==> flow/design.v <==
`timescale 1ns / 1ps
module alu(
    input [2:0] funct3_in,    
    input [6:0] opcode_in, funct7_in,
    input [31:0] rs1_value_in, mux_result_in,    
    output reg [31:0] alu_result_out, raw_output
);
    localparam  reg_reg     = 7'b0110011,
                immediate   = 7'b0010011;
    always @(*) begin
        alu_result_out = 32'b0;
        case (opcode_in)
            immediate: begin
                case (funct3_in)
                    3'b000: alu_result_out = rs1_value_in + mux_result_in;
                    3'b001: alu_result_out = rs1_value_in << mux_result_in[4:0];
                    3'b010: alu_result_out = ($signed(rs1_value_in) < $signed(mux_result_in)) ? 1 : 0;
                    3'b011: alu_result_out = (rs1_value_in < mux_result_in) ? 1 : 0;
                    3'b100: alu_result_out = rs1_value_in ^ mux_result_in;
                    3'b101: begin
                        if (mux_result_in[11:5] == 0) alu_result_out = rs1_value_in >> mux_result_in[4:0];
                        else alu_result_out = $signed(rs1_value_in) >>> mux_result_in[4:0];
                    end
                    3'b110: alu_result_out = rs1_value_in | mux_result_in;
                    3'b111: alu_result_out = rs1_value_in & mux_result_in;          
                endcase
            end
            reg_reg: begin
                case (funct3_in)
                    3'b000: begin
                        if (funct7_in == 0) alu_result_out = rs1_value_in + mux_result_in;
                        else alu_result_out = rs1_value_in - mux_result_in;
                    end
                    3'b001: alu_result_out = rs1_value_in << mux_result_in[4:0];
                    3'b010: alu_result_out = ($signed(rs1_value_in) < $signed(mux_result_in)) ? 1 : 0;
                    3'b011: alu_result_out = (rs1_value_in < mux_result_in) ? 1 : 0;
                    3'b100: alu_result_out = rs1_value_in ^ mux_result_in;
                    3'b101: begin
                        if (funct7_in == 0) alu_result_out = rs1_value_in >> mux_result_in[4:0];
                        else alu_result_out = $signed(rs1_value_in) >>> mux_result_in[4:0];
                    end
                    3'b110: alu_result_out = rs1_value_in | mux_result_in;
                    3'b111: alu_result_out = rs1_value_in & mux_result_in;
                endcase             
            end
            default: begin
                alu_result_out = 32'b0;
            end
        endcase
        raw_output = alu_result_out;
    end        
endmodule
`timescale 1ns / 1ps
module decoder(
    input [31:0] instruction,
    output reg imm_sel_out, write_enable_out,
    output reg [2:0] funct3_out,
    output reg [4:0] rd_sel_out, rs1_sel_out, rs2_sel_out,
    output reg [6:0] funct7_out, opcode_out,
    output reg [11:0] imm_value_out
);
    localparam  reg_reg         = 7'b0110011,
                immediate       = 7'b0010011,
                upper_immediate = 7'b0110111,
                store           = 7'b0100011,
                branch          = 7'b1100011,
                jump            = 7'b1101111;
   always @(*) begin
        opcode_out = instruction[6:0];
        funct7_out = instruction[31:25];
        rs2_sel_out = instruction[24:20];
        rs1_sel_out = instruction[19:15];
        funct3_out = instruction[14:12];
        rd_sel_out = instruction[11:7];
        imm_value_out = instruction[31:20];
        imm_sel_out = 0;
        write_enable_out = 0;
        case (opcode_out)
            immediate: begin
                imm_sel_out = 1;
                write_enable_out = 1;             
            end
            reg_reg: begin
                imm_sel_out = 0;
                write_enable_out = 1;
            end
            default: begin
                imm_sel_out = 0;
                write_enable_out = 0;
            end
        endcase
   end
endmodule
`timescale 1ns / 1ps
module mux_alu(
    input imm_sel_in,
    input [11:0] imm_value_in,
    input [31:0] rs2_value_in,
    output [31:0] mux_result_out,
    output [11:0] trace_imm    
);
    assign mux_result_out = (imm_sel_in) ? {{20{imm_value_in[11]}}, imm_value_in} : rs2_value_in;
    assign trace_imm = imm_value_in;
endmodule
`timescale 1ns / 1ps
module raw_handler(
    input clk,
    input write_enable_in, write_enable_in_2,
    input [4:0] rs1_sel_in, rs2_sel_in, rd_write_back_in, rd_write_back_in_2,
    input [31:0] rs1_value_in, rs2_value_in, rd_value_in, rd_wb_value_2,
    output reg [4:0] get_rs1, get_rs2,
    output reg [31:0] rs1_value_out, rs2_value_out    
);
    always @(*) begin
        get_rs1 = rs1_sel_in;
        get_rs2 = rs2_sel_in;
        if (write_enable_in && rd_write_back_in != 5'b00000 && rs1_sel_in == rd_write_back_in) begin
            rs1_value_out = rd_value_in;
        end
        else if (write_enable_in_2 && rd_write_back_in_2 != 5'b00000 && rs1_sel_in == rd_write_back_in_2) begin
            rs1_value_out = rd_wb_value_2;
        end
        else begin
            rs1_value_out = rs1_value_in;
        end
        if (write_enable_in && rd_write_back_in != 5'b00000 && rs2_sel_in == rd_write_back_in) begin
            rs2_value_out = rd_value_in;
        end
        else if (write_enable_in_2 && rd_write_back_in_2 != 5'b00000 && rs2_sel_in == rd_write_back_in_2) begin
            rs2_value_out = rd_wb_value_2;
        end        
        else begin
            rs2_value_out = rs2_value_in;
        end
    end
endmodule
`timescale 1ns / 1ps
module register_file(
    input clk, write_enable_in,
    input [4:0] rd_sel_in, rs1_sel_in, rs2_sel_in,
    input [31:0] write_data_in,
    output reg [31:0] rs1_value_out, rs2_value_out,
    output reg [4:0] trace_rd, trace_rs1, trace_rs2,
    output reg [31:0] trace_write_in
);
    reg [31:0] registers [0:31];
    always @(*) begin
        rs1_value_out = (rs1_sel_in == 5'b00000) ? 32'b0 : registers[rs1_sel_in];
        rs2_value_out = (rs2_sel_in == 5'b00000) ? 32'b0 : registers[rs2_sel_in];
    end
    always @(posedge clk) begin
        if (write_enable_in && rd_sel_in != 5'b00000) begin
            registers[rd_sel_in] <= write_data_in;
        end   
        trace_rd <= rd_sel_in;
        trace_rs1 <= rs1_sel_in;
        trace_rs2 <= rs2_sel_in;
        trace_write_in <= write_data_in;   
    end
endmodule
`timescale 1ns / 1ps
module pipeline_reg_alu(
    input clk,
    input write_enable_in,
    input [4:0] rd_sel_in,
    input [31:0] alu_result_in,
    output reg write_enable_out,
    output reg [4:0] rd_sel_out, rd_write_back_2,
    output reg [31:0] alu_result_out, rd_wb_value_2
);
    always @(posedge clk) begin
        rd_sel_out <= rd_sel_in;
        alu_result_out <= alu_result_in;
        write_enable_out <= write_enable_in;
        rd_write_back_2 <= rd_sel_in;
        rd_wb_value_2 <= alu_result_in;                        
    end
endmodule
`timescale 1ns / 1ps
module pipeline_reg_decoder(
    input clk,
    input write_enable_in,
    input [31:0] mux_result_in, rs1_value_in,
    input [6:0] opcode_in, funct7_in,
    input [4:0] rd_sel_in,
    input [2:0] funct3_in,
    output reg write_enable_out,
    output reg [31:0] mux_result_out, rs1_value_out,
    output reg [6:0] opcode_out, funct7_out,
    output reg [4:0] rd_sel_out, raw_rd,
    output reg [2:0] funct3_out
);
    always @(posedge clk) begin
        write_enable_out <= write_enable_in;
        mux_result_out <= mux_result_in;
        rs1_value_out <= rs1_value_in;
        opcode_out <= opcode_in;
        funct7_out <= funct7_in;
        rd_sel_out <= rd_sel_in;
        funct3_out <= funct3_in;
        raw_rd <= rd_sel_in;  
    end
endmodule
`timescale 1ns / 1ps
module pipeline_reg_instruction(
    input clk,
    input [31:0] instruction_in,
    output reg [31:0] instruction_out,
    output reg [31:0] trace_instruction
);
    always @(posedge clk) begin
        instruction_out <= instruction_in;
        trace_instruction <= instruction_in;
    end
endmodule
`timescale 1ns / 1ps
module program_counter(
    input clk, rst_n,
    output reg [31:0] program_count
);
    always @(posedge clk) begin
        if (!rst_n) begin
            program_count <= 0;
        end
        else begin
            program_count <= program_count + 4;
        end
    end
endmodule
`timescale 1ns / 1ps
module cpu(
    input rst_n, clk,
    input [31:0] imem_insn,
    output [31:0] imem_addr,
    output [31:0] trace_instruction, trace_rd_value,
    output [11:0] trace_imm,
    output [4:0] trace_rd, trace_rs1, trace_rs2
);
    wire        imm_sel,
                write_enable,
                write_enable_reg,
                write_enable_alu;
    wire [31:0] instruction_reg,
                mux_result,
                mux_result_reg,
                rs1_value,
                rs1_value_reg,
                rs2_value,
                rs2_value_reg,
                alu_result,
                alu_result_reg,
                rd_wb_value,
                rd_wb_value_2,
                raw_rs1_value,
                raw_rs2_value;
    wire [11:0] imm_value;
    wire [6:0]  funct7,
                funct7_reg,
                opcode,
                opcode_reg;
    wire [4:0]  rd_sel,
                rd_sel_reg,
                rd_sel_wb,
                rd_write_back,
                rd_write_back_2,
                rs1_sel,
                rs1_sel_reg,
                rs2_sel,
                rs2_sel_reg,
                get_rs1,
                get_rs2;                
    wire [2:0]  funct3,
                funct3_reg;    
    pipeline_reg_instruction pri(
        .clk(clk),
        .instruction_in(imem_insn),
        .instruction_out(instruction_reg),
        .trace_instruction(trace_instruction)
    );
    pipeline_reg_decoder prd(
        .clk(clk),
        .write_enable_in(write_enable),
        .mux_result_in(mux_result),
        .rs1_value_in(raw_rs1_value),
        .opcode_in(opcode),
        .funct7_in(funct7),
        .rd_sel_in(rd_sel),
        .funct3_in(funct3),
        .write_enable_out(write_enable_reg),
        .mux_result_out(mux_result_reg),
        .rs1_value_out(rs1_value_reg),
        .opcode_out(opcode_reg),
        .funct7_out(funct7_reg),
        .rd_sel_out(rd_sel_reg),
        .funct3_out(funct3_reg),
        .raw_rd(rd_write_back)
    );
    pipeline_reg_alu pra(
        .clk(clk),
        .write_enable_in(write_enable_reg),
        .rd_sel_in(rd_sel_reg),
        .alu_result_in(alu_result),
        .write_enable_out(write_enable_alu),
        .rd_sel_out(rd_sel_wb),
        .alu_result_out(alu_result_reg),
        .rd_write_back_2(rd_write_back_2),
        .rd_wb_value_2(rd_wb_value_2)
    );
    program_counter pc(
        .clk(clk),
        .rst_n(rst_n),
        .program_count(imem_addr)
    );
    decoder dcr(
        .instruction(instruction_reg),
        .funct3_out(funct3),
        .funct7_out(funct7),
        .rd_sel_out(rd_sel),
        .rs1_sel_out(rs1_sel),
        .rs2_sel_out(rs2_sel),
        .imm_value_out(imm_value),
        .opcode_out(opcode),
        .imm_sel_out(imm_sel),
        .write_enable_out(write_enable)
    );
    mux_alu mux(
        .imm_sel_in(imm_sel),
        .imm_value_in(imm_value),
        .rs2_value_in(raw_rs2_value),
        .mux_result_out(mux_result),
        .trace_imm(trace_imm)
    );
    alu alu(
        .opcode_in(opcode_reg),
        .funct3_in(funct3_reg),
        .funct7_in(funct7_reg),
        .rs1_value_in(rs1_value_reg),
        .mux_result_in(mux_result_reg),
        .alu_result_out(alu_result),
        .raw_output(rd_wb_value)
    );
    raw_handler rwh(
        .clk(clk),
        .write_enable_in(write_enable_reg),
        .write_enable_in_2(write_enable_alu),
        .rs1_sel_in(rs1_sel),
        .rs2_sel_in(rs2_sel),
        .rd_write_back_in(rd_write_back),
        .rd_write_back_in_2(rd_write_back_2),
        .rs1_value_in(rs1_value),
        .rs2_value_in(rs2_value),
        .rd_value_in(rd_wb_value),
        .rd_wb_value_2(rd_wb_value_2),
        .get_rs1(get_rs1),
        .get_rs2(get_rs2),
        .rs1_value_out(raw_rs1_value),
        .rs2_value_out(raw_rs2_value)
    );
    register_file rgf(
        .clk(clk),
        .write_enable_in(write_enable_alu),
        .rd_sel_in(rd_sel_wb),
        .rs1_sel_in(get_rs1),
        .rs2_sel_in(get_rs2),
        .write_data_in(alu_result_reg),
        .rs1_value_out(rs1_value),
        .rs2_value_out(rs2_value),
        .trace_rd(trace_rd),
        .trace_rs1(trace_rs1),
        .trace_rs2(trace_rs2),
        .trace_write_in(trace_rd_value) 
    );
endmodule
Appendix: tool output

---- Step by step through the tools: cpu ----
Each step is given for the RTL above and for the edited RTL.
Lines under "before" count in the file above, lines under "after" in the edited file.
"change": "after" minus "before" as printed here. "rel. change": 100 x difference / "before".
Library cell names are shortened.
A cell with n/a has no value.
design
  top module .............................. cpu
  clock input ............................. clk
  standard-cell library ................... sky130hd
  library corner .......................... tt_025C_1v80

---- Diff ----
The edit as a unified diff against the file above.
The edited RTL no longer does the same as the RTL above: the edit was made by script, with no optimisation intended.
begin of diff
@@ -231,5 +231,5 @@
 module cpu(
     input rst_n, clk,
-    input [31:0] imem_insn,
+    input [31:0] imem_insn_ext,
     output [31:0] imem_addr,
     output [31:0] trace_instruction, trace_rd_value,
@@ -237,4 +237,6 @@
     output [4:0] trace_rd, trace_rs1, trace_rs2
 );
+    reg [31:0] imem_insn;
+    always @(posedge clk) imem_insn <= imem_insn_ext;
     wire        imm_sel,
                 write_enable,
end of diff

---- After elaboration ----
Yosys after proc, flatten, opt, wreduce and memory -nomap, before mapping. Enables and synchronous resets that opt folds into registers are not counted as muxes. Print and check cells are not counted.
Memory sizes are those after Yosys's memory passes, which may raise the word count (mostly to a power of two), join words into wider ones and drop unused or constant bits.
storage and ports
  element                          before  after  change  rel. change (%)
  bits in registers                236     268    +32     +13.56
  memory bits (writable)           1024    1024   0       0.00
  word width x clocked read ports  64      64     0       0.00
  memory cells                     1       1      0       0.00
  bits of input ports              34      34     0       0.00
  output and inout port bits       123     123    0       0.00
  cells after elaboration          77      78     +1      +1.30
memories
  element                                  before                     after
  words x width with read and write ports  rgf.registers 32x32 r2 w1  rgf.registers 32x32 r2 w1
cells by class
  element                        before  after  change  rel. change (%)
  $add $sub $neg                 3       3      0       0.00
  magnitude comparators          2       2      0       0.00
  equality and inequality tests  15      15     0       0.00
  shift operators                3       3      0       0.00
  muxes and demuxes              20      20     0       0.00
  bitwise gates (word level)     3       3      0       0.00
  reduce/logical cells           14      14     0       0.00
Unchanged operator kinds not shown: 27.

---- Longest topological paths ----
Longest topological path by Yosys (ltp), each cell counted once; first at word level (registers and memories cut), then after technology mapping (sequential cells cut; the memories' decode and read muxes count).
depth
  element                       before  after  change  rel. change (%)
  word-level depth              6       6      0       0.00
  ABC_AREA                      0       0      n/a     n/a
  depth in mapped cells         15      16     +1      +6.67
  mapped depth without buffers  14      14     0       0.00

---- After synthesis ----
Source: synth_stat.txt of the flow (Yosys; design flattened, memories mapped). It holds for the ABC_AREA given above (unset counts as 0); a run with the other value may have another netlist.
synthesis totals
  element                             before   after    change  rel. change (%)
  cells in the netlist                4725     4686     -39     -0.83
  chip area (Yosys) (um^2)            64106.5  64624.5  +518.0  +0.81
  sequential part of the area (um^2)  35434.0  36074.6  +640.6  +1.81
  flip-flops                          1258     1290     +32     +2.54
  buffers                             373      365      -8      -2.14
cell types
  cell type  before  after  change  rel. change (%)
  mux2i_1    431     357    -74     -17.17
  o21ai_0    236     289    +53     +22.46
  a221oi_1   171     128    -43     -25.15
  mux4_2     376     409    +33     +8.78
  dfxtp_1    234     266    +32     +13.68
  mux2_2     68      99     +31     +45.59
  nand3_1    76      58     -18     -23.68
  buf_1      52      34     -18     -34.62
  buf_4      41      59     +18     +43.90
  a211oi_1   37      22     -15     -40.54
  nor3_1     32      46     +14     +43.75
  o31ai_1    25      13     -12     -48.00
  or3_1      21      13     -8      -38.10
  a32oi_1    20      12     -8      -40.00
  nor2b_1    20      12     -8      -40.00
  xor2_1     9       17     +8      +88.89
  and2_1     29      36     +7      +24.14
  nand2_1    233     227    -6      -2.58
Unchanged cell types not shown: 14.
The list need not be complete.
The figures by module come from a second, unflattened synthesis with its own total; it is not the netlist above.
second synthesis, totals
  element                                  before   after    change  rel. change (%)
  cell total of the unflattened synthesis  4901     4933     +32     +0.65
  area (unflattened synthesis) (um^2)      66657.7  67298.3  +640.6  +0.96
Each row is one instance without its submodules.
by module, before
  module                    times used  cells  area (um^2)  sequential area (um^2)
  register_file             1           2611   48845.6      31690.4
  alu                       1           1429   9301.4       0.0
  raw_handler               1           365    2319.7       0.0
  pipeline_reg_decoder      1           92     1779.2       1741.7
  program_counter           1           168    1473.9       600.6
  pipeline_reg_alu          1           75     1038.5       760.7
  pipeline_reg_instruction  1           64     880.8        640.6
  mux_alu                   1           50     641.9        0.0
  decoder                   1           47     376.6        0.0
  cpu                       1           0      0.0          0.0
by module, after
  module                    times used  cells  area (um^2)  sequential area (um^2)
  register_file             1           2611   48845.6      31690.4
  alu                       1           1429   9301.4       0.0
  raw_handler               1           365    2319.7       0.0
  pipeline_reg_decoder      1           92     1779.2       1741.7
  program_counter           1           168    1473.9       600.6
  pipeline_reg_alu          1           75     1038.5       760.7
  pipeline_reg_instruction  1           64     880.8        640.6
  mux_alu                   1           50     641.9        0.0
  cpu                       1           32     640.6        640.6
  decoder                   1           47     376.6        0.0

---- Timing after synthesis ----
Path of least setup slack by OpenSTA after synthesis, without wires, with an ideal clock, recovery checks aside; 20% of the period is set as input and as output delay. Where synthesis merged equal registers, the netlist keeps one of their names.
path post-synthesis
  element                            before                           after                           change  rel. change (%)
  kind                               register -> register             register -> register            n/a     n/a
  start point                        register prd.mux_result_out[2]   register prd.mux_result_out[1]  n/a     n/a
  end point                          register prd.mux_result_out[30]  register prd.rs1_value_out[31]  n/a     n/a
  clock period (ns)                  5.0                              5.0                             0.0     0.00
  setup time (ns)                    0.079                            0.132                           +0.053  n/a
  launch time at the first pin (ns)  0.000                            0.000                           0.000   n/a
  arrival time (ns)                  3.819                            3.582                           -0.237  -6.21
  data required time (ns)            4.921                            4.868                           -0.053  -1.08
  slack (ns)                         1.102                            1.286                           +0.184  n/a
  delay of the path (ns)             3.898                            3.714                           -0.184  -4.72
  driving pins on the path           16                               17                              +1      +6.25
  buffers on the path                3                                4                               +1      +33.33
  synthesis period reached (ns)      3.898                            3.714                           -0.184  -4.72
"delay of the path" = arrival - input delay + setup time.
"driving pins on the path": output pins that drive a net of the path, with the launching flip-flop's if there is one; two outputs of one cell count as two.
"synthesis period reached" = period - worst setup slack (recovery checks aside). The figure is calculated, with input and output delays left at 20% of the set period.
Between the ends stands the longest chain of elaborated cells between them, by number of cells; it is not shown to be the way that was timed. Of several equally long chains one is given.
A line is the first line of the expression or statement that the cell stems from. Yosys adds cells for indexed reads and writes and turns some case tables into memories.
between the ends, post-synthesis, before
  cells stage by stage .................... dfxtp_1 inv_1 buf_1 clkbuf_1 buf_1 ha_1 a211oi_1 o211ai_1 a41oi_2 o311a_1 o21bai_1 a311oi_1 xnor2_1 a221oi_1 or3_1 o211ai_1
  length of the longest elaborated chain .. 6
  elaborated cells between the ends (all ways) .. 13
  classes of those cells .................. add/sub: 2; shift: 3; mux: 8
RTL lines, path post-synthesis, before
  element                         RTL line  text
  from (decl)                     188       output reg [31:0] mux_result_out, rs1_value_out,
  from (assign)                   195       mux_result_out <= mux_result_in;
  subtractor 32 bit               32        else alu_result_out = rs1_value_in - mux_result_in;
  two-way mux 32 bit              31        if (funct7_in == 0) alu_result_out = rs1_value_in + mux_result_in;
  case mux 32 bit (select 8 bit)  29        case (funct3_in)
  case mux 32 bit (select 2 bit)  12        case (opcode_in)
  two-way mux 32 bit              126       if (write_enable_in && rd_write_back_in != 5'b00000 && rs2_sel_in == rd_write_back_in) begin
  two-way mux 32 bit              102       assign mux_result_out = (imm_sel_in) ? {{20{imm_value_in[11]}}, imm_value_in} : rs2_value_in;
  to (assign)                     195
  to (decl)                       188
between the ends, post-synthesis, after
  cells stage by stage .................... dfxtp_1 buf_4 buf_4 buf_2 buf_4 inv_1 ha_1 nor3_1 o31ai_1 a21oi_1 o21ai_2 o211ai_1 and3b_1 a2111oi_1 nor3_1 a221oi_2 a21oi_1
RTL lines, path post-synthesis, after
  element        RTL line  text
  from (decl)    188       output reg [31:0] mux_result_out, rs1_value_out,
  from (assign)  195       mux_result_out <= mux_result_in;
  to (assign)    196       rs1_value_out <= rs1_value_in;
  to (decl)      188
after: No chain of elaborated cells between the ends is given.

---- Timing after layout ----
Path of least setup slack in the final report of each run of set A (OpenROAD, finished layout, wires in). Where an end is a register, its clock arrival counts in the times.
path after layout
  element                            before                          after                           change  rel. change (%)
  kind                               register -> register            register -> register            n/a     n/a
  start point                        register prd.mux_result_out[0]  register prd.rs1_value_out[6]   n/a     n/a
  end point                          register prd.rs1_value_out[3]   register prd.mux_result_out[9]  n/a     n/a
  clock period (ns)                  4.74                            4.74                            0.00    0.00
  setup time (ns)                    0.18                            0.17                            -0.01   n/a
  launch time at the first pin (ns)  0.77                            0.80                            +0.03   +3.90
  arrival time (ns)                  4.85                            4.93                            +0.08   +1.65
  data required time (ns)            5.33                            5.37                            +0.04   +0.75
  slack (ns)                         0.48                            0.44                            -0.04   n/a
  driving pins on the path           13                              13                              0       0.00
  buffers on the path                2                               0                               -2      -100.00
Between the ends stands the longest chain of elaborated cells between them, by number of cells; it is not shown to be the way that was timed. Of several equally long chains one is given.
between the ends, after layout, before
  cells stage by stage .................... dfxtp_2 buf_4 inv_2 buf_12 mux2i_1 nor2_1 a21oi_1 a21oi_1 o221ai_1 a21oi_1 o21ai_0 nor2_1 a31oi_1
  length of the longest elaborated chain .. 5
  elaborated cells between the ends (all ways) .. 12
  classes of those cells .................. add/sub: 2; shift: 3; mux: 7
RTL lines, path after layout, before
  element                         RTL line  text
  from (decl)                     188       output reg [31:0] mux_result_out, rs1_value_out,
  from (assign)                   195       mux_result_out <= mux_result_in;
  subtractor 32 bit               32        else alu_result_out = rs1_value_in - mux_result_in;
  two-way mux 32 bit              31        if (funct7_in == 0) alu_result_out = rs1_value_in + mux_result_in;
  case mux 32 bit (select 8 bit)  29        case (funct3_in)
  case mux 32 bit (select 2 bit)  12        case (opcode_in)
  two-way mux 32 bit              117       if (write_enable_in && rd_write_back_in != 5'b00000 && rs1_sel_in == rd_write_back_in) begin
  to (assign)                     196       rs1_value_out <= rs1_value_in;
  to (decl)                       188
Nets of the timed path that keep an RTL name, with a line that drives or declares them; the list need not be complete.
nets with RTL names, path after layout, before
  net                    RTL line
  alu.alu_result_out[3]  12
between the ends, after layout, after
  cells stage by stage .................... dfxtp_1 inv_1 ha_1 a2111oi_0 o21ai_0 a311oi_1 a21oi_1 a22o_1 a31oi_1 xor2_1 o22ai_1 nor2_1 nor3_1
RTL lines, path after layout, after
  element        RTL line  text
  from (decl)    188       output reg [31:0] mux_result_out, rs1_value_out,
  from (assign)  196       rs1_value_out <= rs1_value_in;
  to (assign)    195       mux_result_out <= mux_result_in;
  to (decl)      188
after: No chain of elaborated cells between the ends is given.
nets with RTL names, path after layout, after
  net                    RTL line  text
  alu.alu_result_out[9]  12        case (opcode_in)

---- Measured runs ----
Runs of the flow (Yosys, OpenROAD) on both versions; the two runs of a pair have the same settings. The constraints put input and output delay at 20% of the set period each and load the outputs with 0.01 pF.
settings, set A
  CORE_UTILIZATION ........................ 50
  period_ns ............................... 4.74
  CAP_MARGIN .............................. 20
  CORE_MARGIN ............................. 2
  SLEW_MARGIN ............................. 20
measured results, set A
  element                                   before    after     change   rel. change (%)
  chip area after synthesis (Yosys) (um^2)  64106.5   64624.5   +518.0   +0.81
  die footprint (um^2)                      131095.0  132140.0  +1045.0  +0.80
  standard-cell area after routing (um^2)   73705.7   74183.6   +477.9   +0.65
  utilization                               0.579     0.58      +0.001   n/a
  smallest setup slack (ns)                 0.481     0.445     -0.036   n/a
  total negative setup slack (ns)           0.000     0.000     0.000    n/a
  worst hold slack after layout (ns)        0.356     0.309     -0.047   n/a
  total power after layout (µW)             27381     28035     +654     +2.39
  period achieved (ns)                      4.259     4.295     +0.036   +0.85
settings, set B
  CAP_MARGIN .............................. 15
  CELL_PAD_IN_SITES_DETAIL_PLACEMENT ...... 2
  CELL_PAD_IN_SITES_GLOBAL_PLACEMENT ...... 1
  CORE_UTILIZATION ........................ 28
  GPL_ROUTABILITY_DRIVEN .................. 1
  MAX_ROUTING_LAYER ....................... met4
  PLACE_DENSITY_LB_ADDON .................. 0.05
  period_ns ............................... 3.55
  CORE_MARGIN ............................. 2
  SLEW_MARGIN ............................. 20
measured results, set B
  element                                   before    after     change   rel. change (%)
  chip area after synthesis (Yosys) (um^2)  64106.5   64624.5   +518.0   +0.81
  die footprint (um^2)                      232797.0  234663.0  +1866.0  +0.80
  standard-cell area after routing (um^2)   80513.5   80206.9   -306.6   -0.38
  utilization                               0.354     0.349     -0.005   n/a
  smallest setup slack (ns)                 0.061     0.098     +0.037   n/a
  total negative setup slack (ns)           0.000     0.000     0.000    n/a
  worst hold slack after layout (ns)        0.318     0.318     0.000    n/a
  total power after layout (µW)             39868     39905     +37      +0.09
  period achieved (ns)                      3.489     3.452     -0.037   -1.06
"period achieved" = clock period - worst setup slack. The figure is calculated, with input and output delays left at 20% of the set period.
By "total power after layout" is meant OpenSTA's value without simulated activity: inputs other than the clock are taken to toggle once in ten clock periods, and the tool carries that through the logic.
